==> flow/design.v <==
module instruction_fetch (
  input clk,
  input rstn,
  input suspend_cpu,
  input       pc_take_branch,    
  input [7:0] pc_branch_target,  
  output [7:0] pc_instruction_address
);
reg [7:0] pc;
always @(posedge clk or negedge rstn) begin
  if (rstn == 1'b0) begin
    pc <= 8'd0;
  end else if (pc_take_branch == 1'b1) begin
    pc <= pc_branch_target;
  end else if (suspend_cpu == 1'b0) begin
    pc <= pc + 8'd1;
  end
end
assign pc_instruction_address = pc;
endmodule
module instruction_decode (
  input clk,
  input rstn,
  input suspend_cpu,
  input [20:0] instruction,
  input [15:0] wb_regfile_writeback,  
  input  [3:0] wb_rd_id,              
  input        wb_reg_write,          
  output reg [4:0] opcode,
  output reg alu_src,
  output reg mem_branch,
  output reg mem_write,
  output reg mem_read,
  output reg reg_write,
  output reg mem_to_reg,
  output reg sema_read,
  output reg sema_write,
  output reg  [3:0] rd_id,
  output reg [15:0] rs1,
  output reg [15:0] rs2,
  output reg [15:0] imm
);
localparam ADD = 5'd0;
localparam SUB = 5'd1;
localparam MUL = 5'd2;
localparam DIV = 5'd3;
localparam AND = 5'd4;
localparam OR = 5'd5;
localparam XOR = 5'd6;
localparam NOT = 5'd7;
localparam ADDI = 5'd8;
localparam SUBI = 5'd9;
localparam MULI = 5'd10;
localparam DIVI = 5'd11;
localparam ANDI = 5'd12;
localparam ORI = 5'd13;
localparam XORI = 5'd14;
localparam SHL = 5'd15;
localparam SHR = 5'd16;
localparam SHLI = 5'd17;
localparam SHRI = 5'd18;
localparam BEQ = 5'd19;
localparam BNE = 5'd20;
localparam BGT = 5'd21;
localparam BLT = 5'd22;
localparam CEQ = 5'd23;
localparam CNE = 5'd24;
localparam CGT = 5'd25;
localparam CLT = 5'd26;
localparam LD = 5'd27;
localparam ST = 5'd28;
localparam SEMA_RD = 5'd29;
localparam SEMA_WR = 5'd30;
localparam JALR = 5'd31;
wire [4:0] op_i;
wire [3:0] rs1_id;
wire [3:0] rs2_id;
wire [7:0] i_imm;
wire [7:0] b_imm;
reg [15:0] regfile [1:15];
assign op_i   = instruction[4:0];
assign i_imm  = instruction[20:13];
assign b_imm  = {instruction[20:17], instruction[8:5]};
assign rs1_id = instruction[12:9];
assign rs2_id = instruction[16:13];
wire [15:0] rs1_val = (rs1_id == 4'd0) ? 16'd0 : regfile[rs1_id];
wire [15:0] rs2_val = (rs2_id == 4'd0) ? 16'd0 : regfile[rs2_id];
always @(posedge clk or negedge rstn) begin
  if (rstn == 1'b0) begin
    opcode <= 5'd0;
    alu_src <= 1'b0;
    mem_branch <= 1'b0;
    mem_write <= 1'b0;
    mem_read <= 1'b0;
    reg_write <= 1'b0;
    mem_to_reg <= 1'b0;
    sema_read <= 1'b0;
    sema_write <= 1'b0;
    rd_id <= 4'd0;
    rs1 <= 16'd0;
    rs2 <= 16'd0;
    imm <= 16'd0;
  end else if (suspend_cpu == 1'b0) begin
    opcode <= op_i;
    rd_id <= instruction[8:5];
    rs1 <= rs1_val;
    rs2 <= rs2_val;
    alu_src <= 1'b0;
    mem_branch <= 1'b0;
    mem_write <= 1'b0;
    mem_read <= 1'b0;
    reg_write <= 1'b0;
    mem_to_reg <= 1'b0;
    sema_read <= 1'b0;
    sema_write <= 1'b0;
    imm <= 16'd0;
    case (op_i)
      ADD, SUB, MUL, DIV, AND, OR, XOR, NOT, SHL, SHR: begin
        reg_write <= 1'b1;
      end
      ADDI, SUBI, MULI, DIVI, ANDI, ORI, XORI, SHLI, SHRI: begin
        alu_src <= 1'b1;
        reg_write <= 1'b1;
        imm <= {8'd0, i_imm};
      end
      BEQ, BNE, BGT, BLT: begin
        mem_branch <= 1'b1;
        imm <= {8'd0, b_imm};
      end
      CEQ, CNE, CGT, CLT: begin
        sema_write <= 1'b1;
      end
      LD: begin
        mem_read <= 1'b1;
        reg_write <= 1'b1;
        mem_to_reg <= 1'b1;
        imm <= {8'd0, i_imm};
      end
      ST: begin
        mem_write <= 1'b1;
        imm <= {8'd0, i_imm};
      end
      SEMA_RD: begin
        reg_write <= 1'b1;
        mem_to_reg <= 1'b1;
        sema_read <= 1'b1;
      end
      SEMA_WR: begin
        sema_write <= 1'b1;
      end
      JALR: begin
        mem_branch <= 1'b1;
        reg_write <= 1'b1;
      end
      default: begin
      end
    endcase
  end
end
integer i_reg;
always @(posedge clk or negedge rstn) begin
  if (rstn == 1'b0) begin
    for (i_reg = 1; i_reg < 16; i_reg = i_reg + 1) begin
      regfile[i_reg] <= 16'd0;
    end
  end else if ((wb_reg_write == 1'b1) && (wb_rd_id != 4'd0)) begin
    regfile[wb_rd_id] <= wb_regfile_writeback;
  end
end
endmodule
module instruction_execute (
  input  clk,
  input  rstn,
  input  suspend_cpu,
  output phase_done,
  input [4:0] id_opcode,
  input [7:0] id_pc,       
  input id_alu_src,
  input id_mem_branch,
  input id_mem_write,
  input id_mem_read,
  input id_reg_write,
  input id_mem_to_reg,
  input id_sema_read,
  input id_sema_write,
  input [3:0]  id_rd_id,
  input [15:0] id_rs1,
  input [15:0] id_rs2,
  input [15:0] id_imm,
  output reg [15:0] alu_result,
  output reg  [7:0] branch_target_address,
  output reg        branch_taken,
  output reg  [3:0] ex_rd_id,
  output reg        ex_mem_branch,
  output reg        ex_mem_write,
  output reg        ex_mem_read,
  output reg        ex_reg_write,
  output reg        ex_mem_to_reg,
  output reg        ex_sema_read,
  output reg        ex_sema_write,
  output reg  [7:0] ex_mem_addr,
  output reg [15:0] ex_mem_write_data
);
localparam ADD = 5'd0;
localparam SUB = 5'd1;
localparam MUL = 5'd2;
localparam DIV = 5'd3;
localparam AND = 5'd4;
localparam OR = 5'd5;
localparam XOR = 5'd6;
localparam NOT = 5'd7;
localparam ADDI = 5'd8;
localparam SUBI = 5'd9;
localparam MULI = 5'd10;
localparam DIVI = 5'd11;
localparam ANDI = 5'd12;
localparam ORI = 5'd13;
localparam XORI = 5'd14;
localparam SHL = 5'd15;
localparam SHR = 5'd16;
localparam SHLI = 5'd17;
localparam SHRI = 5'd18;
localparam BEQ = 5'd19;
localparam BNE = 5'd20;
localparam BGT = 5'd21;
localparam BLT = 5'd22;
localparam CEQ = 5'd23;
localparam CNE = 5'd24;
localparam CGT = 5'd25;
localparam CLT = 5'd26;
localparam JALR = 5'd31;
wire [15:0] alu_in1;
wire [15:0] alu_in2;
reg  [15:0] alu_single_cycle_out;
reg         cond;
wire is_multi_cycle = (id_opcode == MUL) || (id_opcode == MULI) ||
                      (id_opcode == DIV) || (id_opcode == DIVI);
wire is_div = (id_opcode == DIV) || (id_opcode == DIVI);
assign alu_in1 = id_rs1;
assign alu_in2 = (id_alu_src == 1'b1) ? id_imm : id_rs2;
always @(*) begin
  case (id_opcode)
    ADD, ADDI: alu_single_cycle_out = alu_in1 + alu_in2;
    SUB, SUBI: alu_single_cycle_out = alu_in1 - alu_in2;
    AND, ANDI: alu_single_cycle_out = alu_in1 & alu_in2;
    OR, ORI:   alu_single_cycle_out = alu_in1 | alu_in2;
    XOR, XORI: alu_single_cycle_out = alu_in1 ^ alu_in2;
    NOT:       alu_single_cycle_out = ~alu_in1;
    SHL, SHLI: alu_single_cycle_out = alu_in1 << alu_in2[3:0];
    SHR, SHRI: alu_single_cycle_out = alu_in1 >> alu_in2[3:0];
    JALR:      alu_single_cycle_out = {8'd0, id_pc};
    default:   alu_single_cycle_out = 16'b0;
  endcase
end
always @(*) begin
  case (id_opcode)
    BEQ, CEQ: cond = (alu_in1 == alu_in2);
    BNE, CNE: cond = (alu_in1 != alu_in2);
    BGT, CGT: cond = (alu_in1 > alu_in2);
    BLT, CLT: cond = (alu_in1 < alu_in2);
    JALR:     cond = 1'b1;
    default:  cond = 1'b0;
  endcase
end
reg [15:0] mul_acc;
reg [16:0] div_temp;
reg [15:0] dividend;
reg [15:0] divisor;
reg [15:0] multiplicand;
reg  [4:0] cycle_count;
wire [16:0] div_shift = {div_temp[15:0], dividend[15]};
wire [16:0] div_diff  = div_shift - {1'b0, divisor};
always @(posedge clk or negedge rstn) begin
  if (rstn == 1'b0) begin
    mul_acc <= 16'd0;
    div_temp <= 17'd0;
    dividend <= 16'd0;
    divisor <= 16'd0;
    multiplicand <= 16'd0;
    cycle_count <= 5'd0;
  end else if ((suspend_cpu == 1'b0) && is_multi_cycle) begin
    if (cycle_count == 5'd0) begin
      mul_acc <= 16'd0;
      div_temp <= 17'd0;
      multiplicand <= alu_in1;
      dividend <= is_div ? alu_in1 : alu_in2;
      divisor <= alu_in2;
      cycle_count <= 5'd1;
    end else if (cycle_count <= 5'd16) begin
      if (is_div) begin
        if (div_diff[16] == 1'b0) begin
          div_temp <= div_diff;
          dividend <= {dividend[14:0], 1'b1};
        end else begin
          div_temp <= div_shift;
          dividend <= {dividend[14:0], 1'b0};
        end
      end else begin
        if (dividend[0]) begin
          mul_acc <= mul_acc + multiplicand;
        end
        multiplicand <= multiplicand << 1;
        dividend <= dividend >> 1;
      end
      cycle_count <= cycle_count + 5'd1;
    end
  end else begin
    cycle_count <= 5'd0;
  end
end
assign phase_done = is_multi_cycle ? (cycle_count == 5'd17) : 1'b1;
always @(posedge clk or negedge rstn) begin
  if (rstn == 1'b0) begin
    alu_result    <= 16'd0;
    branch_target_address <= 8'd0;
    branch_taken  <= 1'b0;
    ex_rd_id      <= 4'b0;
    ex_mem_branch <= 1'b0;
    ex_mem_write  <= 1'b0;
    ex_mem_read   <= 1'b0;
    ex_reg_write  <= 1'b0;
    ex_mem_to_reg <= 1'b0;
    ex_sema_read  <= 1'b0;
    ex_sema_write <= 1'b0;
    ex_mem_addr   <= 8'd0;
    ex_mem_write_data <= 16'd0;
  end else if ((suspend_cpu == 1'b0) && phase_done) begin
    alu_result    <= is_multi_cycle ? (is_div ? dividend : mul_acc) : alu_single_cycle_out;
    branch_target_address <= (id_opcode == JALR) ? alu_in1[7:0] : id_imm[7:0];
    branch_taken  <= cond;
    ex_rd_id      <= id_rd_id;
    ex_mem_branch <= id_mem_branch;
    ex_mem_write  <= id_mem_write;
    ex_mem_read   <= id_mem_read;
    ex_reg_write  <= id_reg_write;
    ex_mem_to_reg <= id_mem_to_reg;
    ex_sema_read  <= id_sema_read;
    ex_sema_write <= id_sema_write;
    ex_mem_addr   <= id_imm[7:0];
    ex_mem_write_data <= (id_opcode == CEQ || id_opcode == CNE ||
                          id_opcode == CGT || id_opcode == CLT) ? {15'd0, cond} : id_rs1;
  end
end
endmodule
module memory_access (
  input clk,
  input rstn,
  input suspend_cpu,
  output phase_done,
  input sema_valid,
  input sema_data_in,
  input sema_is_empty,
  output sema_ready,
  output sema_write,
  output sema_data_out,
  input [15:0] ex_alu_result,
  input  [7:0] ex_branch_target_address,
  input        ex_branch_taken,
  input  [3:0] ex_rd_id,
  input        ex_mem_branch,
  input        ex_mem_write,
  input        ex_mem_read,
  input        ex_reg_write,
  input        ex_mem_to_reg,
  input        ex_sema_read,
  input        ex_sema_write,
  input  [7:0] ex_mem_addr,
  input [15:0] ex_mem_write_data,
  input [15:0] data_memory_read_data,
  output  [7:0] data_memory_address,
  output        data_memory_write_en,
  output [15:0] data_memory_write_data,
  output reg [15:0] mem_alu_result,
  output reg  [3:0] mem_rd_id,
  output reg        mem_reg_write,
  output            mem_take_branch,
  output      [7:0] mem_branch_target_address
);
assign data_memory_address = ex_mem_addr;
assign data_memory_write_en = ex_mem_write & ~suspend_cpu;
assign data_memory_write_data = ex_mem_write_data;
assign mem_take_branch = ex_branch_taken & ex_mem_branch & ~suspend_cpu;
assign mem_branch_target_address = ex_branch_target_address;
assign sema_write    = ex_sema_write & ~suspend_cpu;
assign sema_data_out = ex_mem_write_data[0];
assign sema_ready    = ex_sema_read & ~suspend_cpu;
assign phase_done = ex_sema_write ? sema_is_empty :
                    ex_sema_read  ? sema_valid    : 1'b1;
always @(posedge clk or negedge rstn) begin
  if (rstn == 1'b0) begin
    mem_alu_result <= 16'd0;
    mem_rd_id      <= 4'd0;
    mem_reg_write  <= 1'b0;
  end else if ((suspend_cpu == 1'b0) && phase_done) begin
    if (ex_mem_to_reg == 1'b1) begin
      mem_alu_result <= ex_sema_read ? {15'd0, sema_data_in} : data_memory_read_data;
    end else begin
      mem_alu_result <= ex_alu_result;
    end
    mem_rd_id      <= ex_rd_id;
    mem_reg_write  <= ex_reg_write;
  end
end
endmodule
module register_writeback (
  input suspend_cpu,
  input [15:0] mem_alu_result,
  input  [3:0] mem_rd_id,
  input        mem_reg_write,
  output [15:0] wb_regfile_writeback,
  output  [3:0] wb_rd_id,
  output        wb_reg_write
);
assign wb_reg_write = mem_reg_write & ~suspend_cpu;
assign wb_rd_id = mem_rd_id;
assign wb_regfile_writeback = mem_alu_result;
endmodule
module byte_unit_top (
  input clk,
  input rstn,
  output  [7:0] imem_addr,
  input  [20:0] imem_data,
  output  [7:0] dmem_addr,
  output        dmem_we,
  output [15:0] dmem_wdata,
  input  [15:0] dmem_rdata,
  input  sema_valid_i,  
  input  sema_data_i,   
  output sema_ready_o,  
  input  sema_is_empty_i,  
  output sema_write_o,     
  output sema_data_o,      
  output halted
);
wire [7:0]  if_instruction_address_o;
reg  [20:0] if_instruction;
wire [4:0]  id_opcode_o;
wire        id_alu_src_o;
wire        id_mem_branch_o;
wire        id_mem_write_o;
wire        id_mem_read_o;
wire        id_reg_write_o;
wire        id_mem_to_reg_o;
wire        id_sema_read_o;
wire        id_sema_write_o;
wire [3:0]  id_rd_id_o;
wire [15:0] id_rs1_o;
wire [15:0] id_rs2_o;
wire [15:0] id_imm_o;
wire        ex_phase_done_o;
wire [15:0] ex_alu_result_o;
wire  [7:0] ex_branch_target_address_o;
wire        ex_branch_taken_o;
wire  [3:0] ex_rd_id_o;
wire        ex_mem_branch_o;
wire        ex_mem_write_o;
wire        ex_mem_read_o;
wire        ex_reg_write_o;
wire        ex_mem_to_reg_o;
wire        ex_sema_read_o;
wire        ex_sema_write_o;
wire  [7:0] ex_mem_addr_o;
wire [15:0] ex_mem_write_data_o;
wire        mem_phase_done_o;
wire [15:0] mem_alu_result_o;
wire [3:0]  mem_rd_id_o;
wire        mem_reg_write_o;
wire        mem_take_branch_o;
wire  [7:0] mem_branch_target_address_o;
wire [15:0] wb_regfile_writeback_o;
wire  [3:0] wb_rd_id_o;
wire        wb_reg_write_o;
localparam [2:0] IF = 3'd0, ID = 3'd1, EX = 3'd2, MEM = 3'd3, WB = 3'd4, HALT = 3'd5;
reg [2:0] cpu_phase;
wire if_suspend_cpu_i  = (cpu_phase != IF);
wire id_suspend_cpu_i  = (cpu_phase != ID);
wire ex_suspend_cpu_i  = (cpu_phase != EX);
wire mem_suspend_cpu_i = (cpu_phase != MEM);
wire wb_suspend_cpu_i  = (cpu_phase != WB);
always @(posedge clk or negedge rstn) begin
  if (rstn == 1'b0) begin
    cpu_phase <= IF;
  end else begin
    case (cpu_phase)
      IF:  cpu_phase <= (&imem_data) ? HALT : ID;
      ID:  cpu_phase <= EX;
      EX:  if (ex_phase_done_o) cpu_phase <= MEM;
      MEM: if (mem_phase_done_o) cpu_phase <= WB;
      WB:  cpu_phase <= IF;
      default: cpu_phase <= HALT;
    endcase
  end
end
always @(posedge clk or negedge rstn) begin
  if (rstn == 1'b0) begin
    if_instruction <= {{16{1'b0}}, 5'b01111};  
  end else if (if_suspend_cpu_i == 1'b0) begin
    if_instruction <= imem_data;
  end
end
assign imem_addr = if_instruction_address_o;
assign halted = (cpu_phase == HALT);
instruction_fetch instruction_fetch_inst (
  .clk (clk),
  .rstn (rstn),
  .suspend_cpu (if_suspend_cpu_i),
  .pc_take_branch (mem_take_branch_o),
  .pc_branch_target (mem_branch_target_address_o),
  .pc_instruction_address (if_instruction_address_o)
);
instruction_decode instruction_decode_inst (
  .clk (clk),
  .rstn (rstn),
  .suspend_cpu (id_suspend_cpu_i),
  .instruction (if_instruction),
  .wb_regfile_writeback (wb_regfile_writeback_o),
  .wb_reg_write (wb_reg_write_o),
  .wb_rd_id (wb_rd_id_o),
  .opcode (id_opcode_o),
  .alu_src (id_alu_src_o),
  .mem_branch (id_mem_branch_o),
  .mem_write (id_mem_write_o),
  .mem_read (id_mem_read_o),
  .reg_write (id_reg_write_o),
  .mem_to_reg (id_mem_to_reg_o),
  .sema_read (id_sema_read_o),
  .sema_write (id_sema_write_o),
  .rd_id (id_rd_id_o),
  .rs1 (id_rs1_o),
  .rs2 (id_rs2_o),
  .imm (id_imm_o)
);
instruction_execute instruction_execute_inst (
  .clk (clk),
  .rstn (rstn),
  .suspend_cpu (ex_suspend_cpu_i),
  .phase_done (ex_phase_done_o),
  .id_opcode (id_opcode_o),
  .id_pc (if_instruction_address_o),
  .id_alu_src (id_alu_src_o),
  .id_mem_branch (id_mem_branch_o),
  .id_mem_write (id_mem_write_o),
  .id_mem_read (id_mem_read_o),
  .id_reg_write (id_reg_write_o),
  .id_mem_to_reg (id_mem_to_reg_o),
  .id_sema_read (id_sema_read_o),
  .id_sema_write (id_sema_write_o),
  .id_rd_id (id_rd_id_o),
  .id_rs1 (id_rs1_o),
  .id_rs2 (id_rs2_o),
  .id_imm (id_imm_o),
  .alu_result (ex_alu_result_o),
  .branch_target_address (ex_branch_target_address_o),
  .branch_taken (ex_branch_taken_o),
  .ex_rd_id (ex_rd_id_o),
  .ex_mem_branch (ex_mem_branch_o),
  .ex_mem_write (ex_mem_write_o),
  .ex_mem_read (ex_mem_read_o),
  .ex_reg_write (ex_reg_write_o),
  .ex_mem_to_reg (ex_mem_to_reg_o),
  .ex_sema_read (ex_sema_read_o),
  .ex_sema_write (ex_sema_write_o),
  .ex_mem_addr (ex_mem_addr_o),
  .ex_mem_write_data (ex_mem_write_data_o)
);
memory_access memory_access_inst (
  .clk (clk),
  .rstn (rstn),
  .suspend_cpu (mem_suspend_cpu_i),
  .phase_done (mem_phase_done_o),
  .sema_valid (sema_valid_i),
  .sema_data_in (sema_data_i),
  .sema_is_empty (sema_is_empty_i),
  .sema_ready (sema_ready_o),
  .sema_write (sema_write_o),
  .sema_data_out (sema_data_o),
  .ex_alu_result (ex_alu_result_o),
  .ex_branch_target_address (ex_branch_target_address_o),
  .ex_branch_taken (ex_branch_taken_o),
  .ex_rd_id (ex_rd_id_o),
  .ex_mem_branch (ex_mem_branch_o),
  .ex_mem_write (ex_mem_write_o),
  .ex_mem_read (ex_mem_read_o),
  .ex_reg_write (ex_reg_write_o),
  .ex_mem_to_reg (ex_mem_to_reg_o),
  .ex_sema_read (ex_sema_read_o),
  .ex_sema_write (ex_sema_write_o),
  .ex_mem_addr (ex_mem_addr_o),
  .ex_mem_write_data (ex_mem_write_data_o),
  .data_memory_read_data (dmem_rdata),
  .data_memory_address (dmem_addr),
  .data_memory_write_en (dmem_we),
  .data_memory_write_data (dmem_wdata),
  .mem_alu_result (mem_alu_result_o),
  .mem_rd_id (mem_rd_id_o),
  .mem_reg_write (mem_reg_write_o),
  .mem_take_branch (mem_take_branch_o),
  .mem_branch_target_address (mem_branch_target_address_o)
);
register_writeback register_writeback_inst (
  .suspend_cpu (wb_suspend_cpu_i),
  .mem_alu_result (mem_alu_result_o),
  .mem_rd_id (mem_rd_id_o),
  .mem_reg_write (mem_reg_write_o),
  .wb_regfile_writeback (wb_regfile_writeback_o),
  .wb_rd_id (wb_rd_id_o),
  .wb_reg_write (wb_reg_write_o)
);
endmodule
# Tool chain data of byte_unit_top
# Each step is given for the RTL above and for the edited RTL.
# Lines under "before" count in the file above, lines under "after" in the edited file.
# "diff" is "after" less "before", of the values as shown; "rel_change_pct" is that difference over "before", in percent.
# Cell names lack the library's common part.
design:
  design: "byte_unit_top"
  clock: "clk"
  cell_library: "sky130hd"
  lib_corner: "tt_025C_1v80"

# Edit of the RTL
# Unified diff, file above to edited file.
# The edit is scripted: it alters the design's behaviour and was not made to optimise anything.
# begin of diff
@@ -85,5 +85,6 @@
 assign rs2_id = instruction[16:13];
 wire [15:0] rs1_val = (rs1_id == 4'd0) ? 16'd0 : regfile[rs1_id];
-wire [15:0] rs2_val = (rs2_id == 4'd0) ? 16'd0 : regfile[rs2_id];
+reg [15:0] rs2_val;
+always @(posedge clk) rs2_val <= (rs2_id == 4'd0) ? 16'd0 : regfile[rs2_id];
 always @(posedge clk or negedge rstn) begin
   if (rstn == 1'b0) begin
# end of diff

# Elaborated design
# Counts by Yosys on the flattened word-level netlist (proc, flatten, opt, wreduce). Print and check cells are left out. Cells with the same type and inputs are merged into one.
op_classes:
  columns: ["item", "before", "after", "diff", "rel_change_pct"]
  rows:
  - ["addsub", 6, 6, 0, 0.00]
  - ["cmp", 3, 3, 0, 0.00]
  - ["n_eq", 120, 120, 0, 0.00]
  - ["shift", 2, 2, 0, 0.00]
  - ["muxes", 49, 48, -1, -2.04]
  - ["logic", 13, 13, 0, 0.00]
  - ["n_reduce_logical", 62, 62, 0, 0.00]
op_table:
  columns: ["cell", "before", "after", "diff", "rel_change_pct"]
  rows:
  - ["16-bit two-way mux", 23, 22, -1, -4.35]
# Operator kinds equal on both sides are left out: 62.
word_totals:
  columns: ["item", "before", "after", "diff", "rel_change_pct"]
  rows:
  - ["reg_bits", 501, 517, 16, 3.19]
  - ["input_bits", 42, 42, 0, 0.00]
  - ["elab_cells", 306, 306, 0, 0.00]

# Logic depth
# Longest topological path by Yosys (ltp), each cell counted once; first at word level (registers and memories cut), then after technology mapping (sequential cells cut; the memories' decode and read muxes count).
logic_depth:
  columns: ["item", "before", "after", "diff", "rel_change_pct"]
  rows:
  - ["ltp_word", 7, 7, 0, 0.00]
  - ["ABC_AREA", "0", "0", null, null]
  - ["ltp_mapped", 13, 15, 2, 15.38]

# Mapped cells and area
# The flow's flattened synthesis, as Yosys stat reports it; memories are mapped. The netlist is that of the ABC_AREA named above (0 if unset); the other value can give another one.
types:
  columns: ["type", "before", "after", "diff", "rel_change_pct"]
  rows:
  - ["a21oi_1", 122, 173, 51, 41.80]
  - ["o21ai_0", 105, 138, 33, 31.43]
  - ["nand3_1", 76, 51, -25, -32.89]
  - ["a22o_1", 54, 32, -22, -40.74]
  - ["nand4_1", 44, 23, -21, -47.73]
  - ["o221ai_1", 42, 22, -20, -47.62]
  - ["a31oi_1", 33, 53, 20, 60.61]
  - ["dfxtp_1", 0, 16, 16, null]
  - ["and4_1", 2, 17, 15, 750.00]
  - ["o31ai_1", 9, 22, 13, 144.44]
  - ["a22oi_1", 112, 123, 11, 9.82]
  - ["nand2b_1", 34, 23, -11, -32.35]
  - ["and3_1", 19, 9, -10, -52.63]
  - ["buf_1", 17, 7, -10, -58.82]
  - ["o211ai_1", 14, 24, 10, 71.43]
  - ["nor2_1", 180, 189, 9, 5.00]
  - ["nand2_1", 359, 367, 8, 2.23]
  - ["a222oi_1", 40, 32, -8, -20.00]
# Cell types equal on both sides are left out: 17.
# Not every row of either side is listed.
mapped:
  columns: ["item", "before", "after", "diff", "rel_change_pct"]
  rows:
  - ["stdcells", 2858, 2883, 25, 0.87]
  - ["mapped_area_um2", 28511.1, 28522.4, 11.3, 0.04]
  - ["ffs", 493, 509, 16, 3.25]
  - ["buf_cells", 204, 195, -9, -4.41]
# The figures by module come from a second, unflattened synthesis with its own total; it is not the netlist above.
hier_totals:
  columns: ["item", "before", "after", "diff", "rel_change_pct"]
  rows:
  - ["cells_unflattened", 3208, 3132, -76, -2.37]
  - ["area_unflattened_um2", 30912.1, 31176.2, 264.1, 0.85]
# Rows give one instance, submodules left out.
modules_before:
  columns: ["mod", "instances", "n_cells", "area_um2", "mod_seq_area_um2"]
  rows:
  - ["instruction_decode", 1, 1400, 15899.0, 7432.1]
  - ["instruction_execute", 1, 1528, 11982.7, 3628.5]
  - ["memory_access", 1, 138, 1372.6, 525.5]
  - ["byte_unit_top", 1, 74, 1059.8, 605.6]
  - ["instruction_fetch", 1, 47, 434.2, 200.2]
  - ["register_writeback", 1, 21, 163.9, 0.0]
modules_after:
  columns: ["mod", "instances", "n_cells", "area_um2", "mod_seq_area_um2"]
  rows:
  - ["instruction_decode", 1, 1396, 16181.8, 7752.4]
  - ["instruction_execute", 1, 1456, 11964.0, 3628.5]
  - ["memory_access", 1, 138, 1372.6, 525.5]
  - ["byte_unit_top", 1, 74, 1059.8, 605.6]
  - ["instruction_fetch", 1, 47, 434.2, 200.2]
  - ["register_writeback", 1, 21, 163.9, 0.0]

# Worst setup path after synthesis
# Source: OpenSTA report_checks on the synthesized netlist (no wires, ideal clock, input and output delay 20% of the period each), path of least setup slack; recovery checks are left aside. Register names are those of the netlist, which keeps one name where synthesis merged equal registers.
synth_path:
  columns: ["item", "before", "after", "diff", "rel_change_pct"]
  rows:
  - ["kind", "reg2reg", "reg2reg", null, null]
  - ["start", "reg instruction_decode_inst.alu_src", "reg instruction_decode_inst.alu_src", null, null]
  - ["end", "reg instruction_execute_inst.alu_result[10]", "reg instruction_execute_inst.alu_result[14]", null, null]
  - ["clock_period_ps", 5000, 5000, 0, 0.00]
  - ["arrival_time_ps", 3268, 3145, -123, -3.76]
  - ["t_required_ps", 4861, 4879, 18, 0.37]
  - ["path_slack_ps", 1594, 1734, 140, null]
  - ["path_delay_ps", 3407, 3266, -141, -4.14]
  - ["driving_pins", 13, 16, 3, 23.08]
  - ["period_less_setup_slack_ps", 3406, 3266, -140, -4.11]
# "path_delay_ps" = arrival - input delay + setup time.
# "driving_pins": output pins that drive a net of the path, with the launching flip-flop's if there is one; two outputs of one cell count as two.
# "period_less_setup_slack_ps" is the clock period less the worst setup slack; recovery checks do not enter. This is arithmetic on one report: input and output delays are still those of the set period (20% each).
# The rows between start and end are the longest chain of elaborated cells between them; the timing report does not say that the signal goes this way. Where chains are equally long, one stands for them.
# Each line given opens the expression or statement behind the cell; cells for indexed reads and writes are added by Yosys, which also makes memories of some case tables.
# At most two assigning lines are given for a register; there are more.
synth_via_before:
  cell_sequence: "dfrtp_1 > buf_6 > clkbuf_1 > mux2i_1 > ha_1 > buf_2 > or3b_1 > and3_1 > a2111o_1 > nand2_1 > mux2_2 > a2111oi_0 > a21oi_1"
  elab_chain_cells: 4
synth_rtl_before:
  columns: ["item", "line_no", "text"]
  rows:
  - ["from (decl)", 30, "output reg alu_src,"]
  - ["from (assign)", 91, "alu_src <= 1'b0;"]
  - ["from (assign)", 108, "alu_src <= 1'b0;"]
  - ["16-bit two-way mux", 240, "assign alu_in2 = (id_alu_src == 1'b1) ? id_imm : id_rs2;"]
  - ["16-bit subtractor", 244, "SUB, SUBI: alu_single_cycle_out = alu_in1 - alu_in2;"]
  - ["16-bit parallel mux with 9-bit select", 242, "case (id_opcode)"]
  - ["16-bit two-way mux", 328, "alu_result    <= is_multi_cycle ? (is_div ? dividend : mul_acc) : alu_single_cycle_out;"]
  - ["to (assign)", 314, "alu_result    <= 16'd0;"]
  - ["to (assign)", 328, null]
  - ["to (decl)", 190, "output reg [15:0] alu_result,"]
synth_via_after:
  cell_sequence: "dfrtp_1 > buf_6 > mux2i_4 > inv_2 > buf_6 > buf_2 > ha_1 > fa_1 > nor2b_1 > o21ai_0 > a21boi_0 > o2111ai_1 > a21oi_1 > o21a_1 > o21a_1 > o22a_1"
  elab_chain_cells: 4
synth_rtl_after:
  columns: ["item", "line_no", "text"]
  rows:
  - ["from (decl)", 30, "output reg alu_src,"]
  - ["from (assign)", 92, "alu_src <= 1'b0;"]
  - ["from (assign)", 109, "alu_src <= 1'b0;"]
  - ["16-bit two-way mux", 241, "assign alu_in2 = (id_alu_src == 1'b1) ? id_imm : id_rs2;"]
  - ["16-bit subtractor", 245, "SUB, SUBI: alu_single_cycle_out = alu_in1 - alu_in2;"]
  - ["16-bit parallel mux with 9-bit select", 243, "case (id_opcode)"]
  - ["16-bit two-way mux", 329, "alu_result    <= is_multi_cycle ? (is_div ? dividend : mul_acc) : alu_single_cycle_out;"]
  - ["to (assign)", 315, "alu_result    <= 16'd0;"]
  - ["to (assign)", 329, null]
  - ["to (decl)", 191, "output reg [15:0] alu_result,"]
# Nets of the timed path that keep an RTL name, with a line that drives or declares them; the list need not be complete.
synth_named_nets_after:
  columns: ["net", "line_no"]
  rows:
  - ["instruction_execute_inst.alu_in2[0]", 241]

# Path in the finished layout
# Path of least setup slack in the final report of each run of set A (OpenROAD, finished layout, wires in). Where an end is a register, its clock arrival counts in the times.
# The path's times are printed in steps of 10 ps; the period is the one set.
layout_path:
  columns: ["item", "before", "after", "diff", "rel_change_pct"]
  rows:
  - ["kind", "reg2reg", "reg2reg", null, null]
  - ["start", "reg instruction_decode_inst.alu_src", "reg instruction_decode_inst.alu_src", null, null]
  - ["end", "reg instruction_execute_inst.alu_result[13]", "reg instruction_execute_inst.ex_mem_write_data[0]", null, null]
  - ["clock_period_ps", 3900, 3900, 0, 0.00]
  - ["arrival_time_ps", 4190, 4040, -150, -3.58]
  - ["t_required_ps", 4410, 4420, 10, 0.23]
  - ["path_slack_ps", 220, 380, 160, null]
  - ["driving_pins", 13, 13, 0, 0.00]
# The rows between start and end are the longest chain of elaborated cells between them; the timing report does not say that the signal goes this way. Where chains are equally long, one stands for them.
# At most two assigning lines are given for a register; there are more.
layout_via_before:
  cell_sequence: "dfrtp_1 > buf_4 > mux2i_4 > buf_4 > inv_1 > ha_1 > a211o_1 > a31oi_1 > o31a_1 > a21oi_1 > nand3_1 > o21ai_0 > a311o_1"
  elab_chain_cells: 4
layout_rtl_before:
  columns: ["item", "line_no", "text"]
  rows:
  - ["from (decl)", 30, "output reg alu_src,"]
  - ["from (assign)", 91, "alu_src <= 1'b0;"]
  - ["from (assign)", 108, "alu_src <= 1'b0;"]
  - ["16-bit two-way mux", 240, "assign alu_in2 = (id_alu_src == 1'b1) ? id_imm : id_rs2;"]
  - ["16-bit subtractor", 244, "SUB, SUBI: alu_single_cycle_out = alu_in1 - alu_in2;"]
  - ["16-bit parallel mux with 9-bit select", 242, "case (id_opcode)"]
  - ["16-bit two-way mux", 328, "alu_result    <= is_multi_cycle ? (is_div ? dividend : mul_acc) : alu_single_cycle_out;"]
  - ["to (assign)", 314, "alu_result    <= 16'd0;"]
  - ["to (assign)", 328, null]
  - ["to (decl)", 190, "output reg [15:0] alu_result,"]
layout_via_after:
  cell_sequence: "dfrtp_1 > buf_12 > mux2i_4 > inv_4 > fa_1 > nand2b_1 > a21oi_1 > o21bai_1 > a21o_1 > a311oi_1 > o31ai_1 > a31oi_1 > a21oi_1"
  elab_chain_cells: 4
layout_rtl_after:
  columns: ["item", "line_no", "text"]
  rows:
  - ["from (decl)", 30, "output reg alu_src,"]
  - ["from (assign)", 92, "alu_src <= 1'b0;"]
  - ["from (assign)", 109, "alu_src <= 1'b0;"]
  - ["16-bit two-way mux", 241, "assign alu_in2 = (id_alu_src == 1'b1) ? id_imm : id_rs2;"]
  - ["16-bit < comparator", 261, "BLT, CLT: cond = (alu_in1 < alu_in2);"]
  - ["1-bit parallel mux with 5-bit select", 257, "case (id_opcode)"]
  - ["16-bit two-way mux", 341, "ex_mem_write_data <= (id_opcode == CEQ || id_opcode == CNE ||"]
  - ["to (assign)", 327, "ex_mem_write_data <= 16'd0;"]
  - ["to (assign)", 341, null]
  - ["to (decl)", 203, "output reg [15:0] ex_mem_write_data"]

# Layout results
# Runs of the flow (Yosys, OpenROAD) on both versions; the two runs of a pair have the same settings. The constraints put input and output delay at 20% of the set period each and load the outputs with 0.01 pF.
settings_set_A:
  CORE_UTILIZATION: 40
  period_ns: 3.9
  CAP_MARGIN: 20
  CORE_MARGIN: 2
  SLEW_MARGIN: 20
results_set_A:
  columns: ["item", "before", "after", "diff", "rel_change_pct"]
  rows:
  - ["yosys_chip_area_um2", 28511.1, 28522.4, 11.3, 0.04]
  - ["die_um2", 73430.2, 73457.3, 27.1, 0.04]
  - ["final_stdcell_area_um2", 32696.4, 32741.4, 45.0, 0.14]
  - ["final_setup_ws_ps", 223, 383, 160, null]
settings_set_B:
  ABC_AREA: 1
  CORE_UTILIZATION: 41
  CTS_CLUSTER_SIZE: 92
  GPL_TIMING_DRIVEN: 0
  MAX_ROUTING_LAYER: "met4"
  PLACE_DENSITY_LB_ADDON: 0.05
  SETUP_SLACK_MARGIN: 1.13
  TNS_END_PERCENT: 75
  period_ns: 5.27
  CAP_MARGIN: 20
  CORE_MARGIN: 2
  SLEW_MARGIN: 20
results_set_B:
  columns: ["item", "before", "after", "diff", "rel_change_pct"]
  rows:
  - ["yosys_chip_area_um2", 29166.7, 29450.7, 284.0, 0.97]
  - ["die_um2", 73286.6, 73992.2, 705.6, 0.96]
  - ["final_stdcell_area_um2", 33179.3, 33559.7, 380.4, 1.15]
  - ["final_setup_ws_ps", 1464, 1478, 14, null]
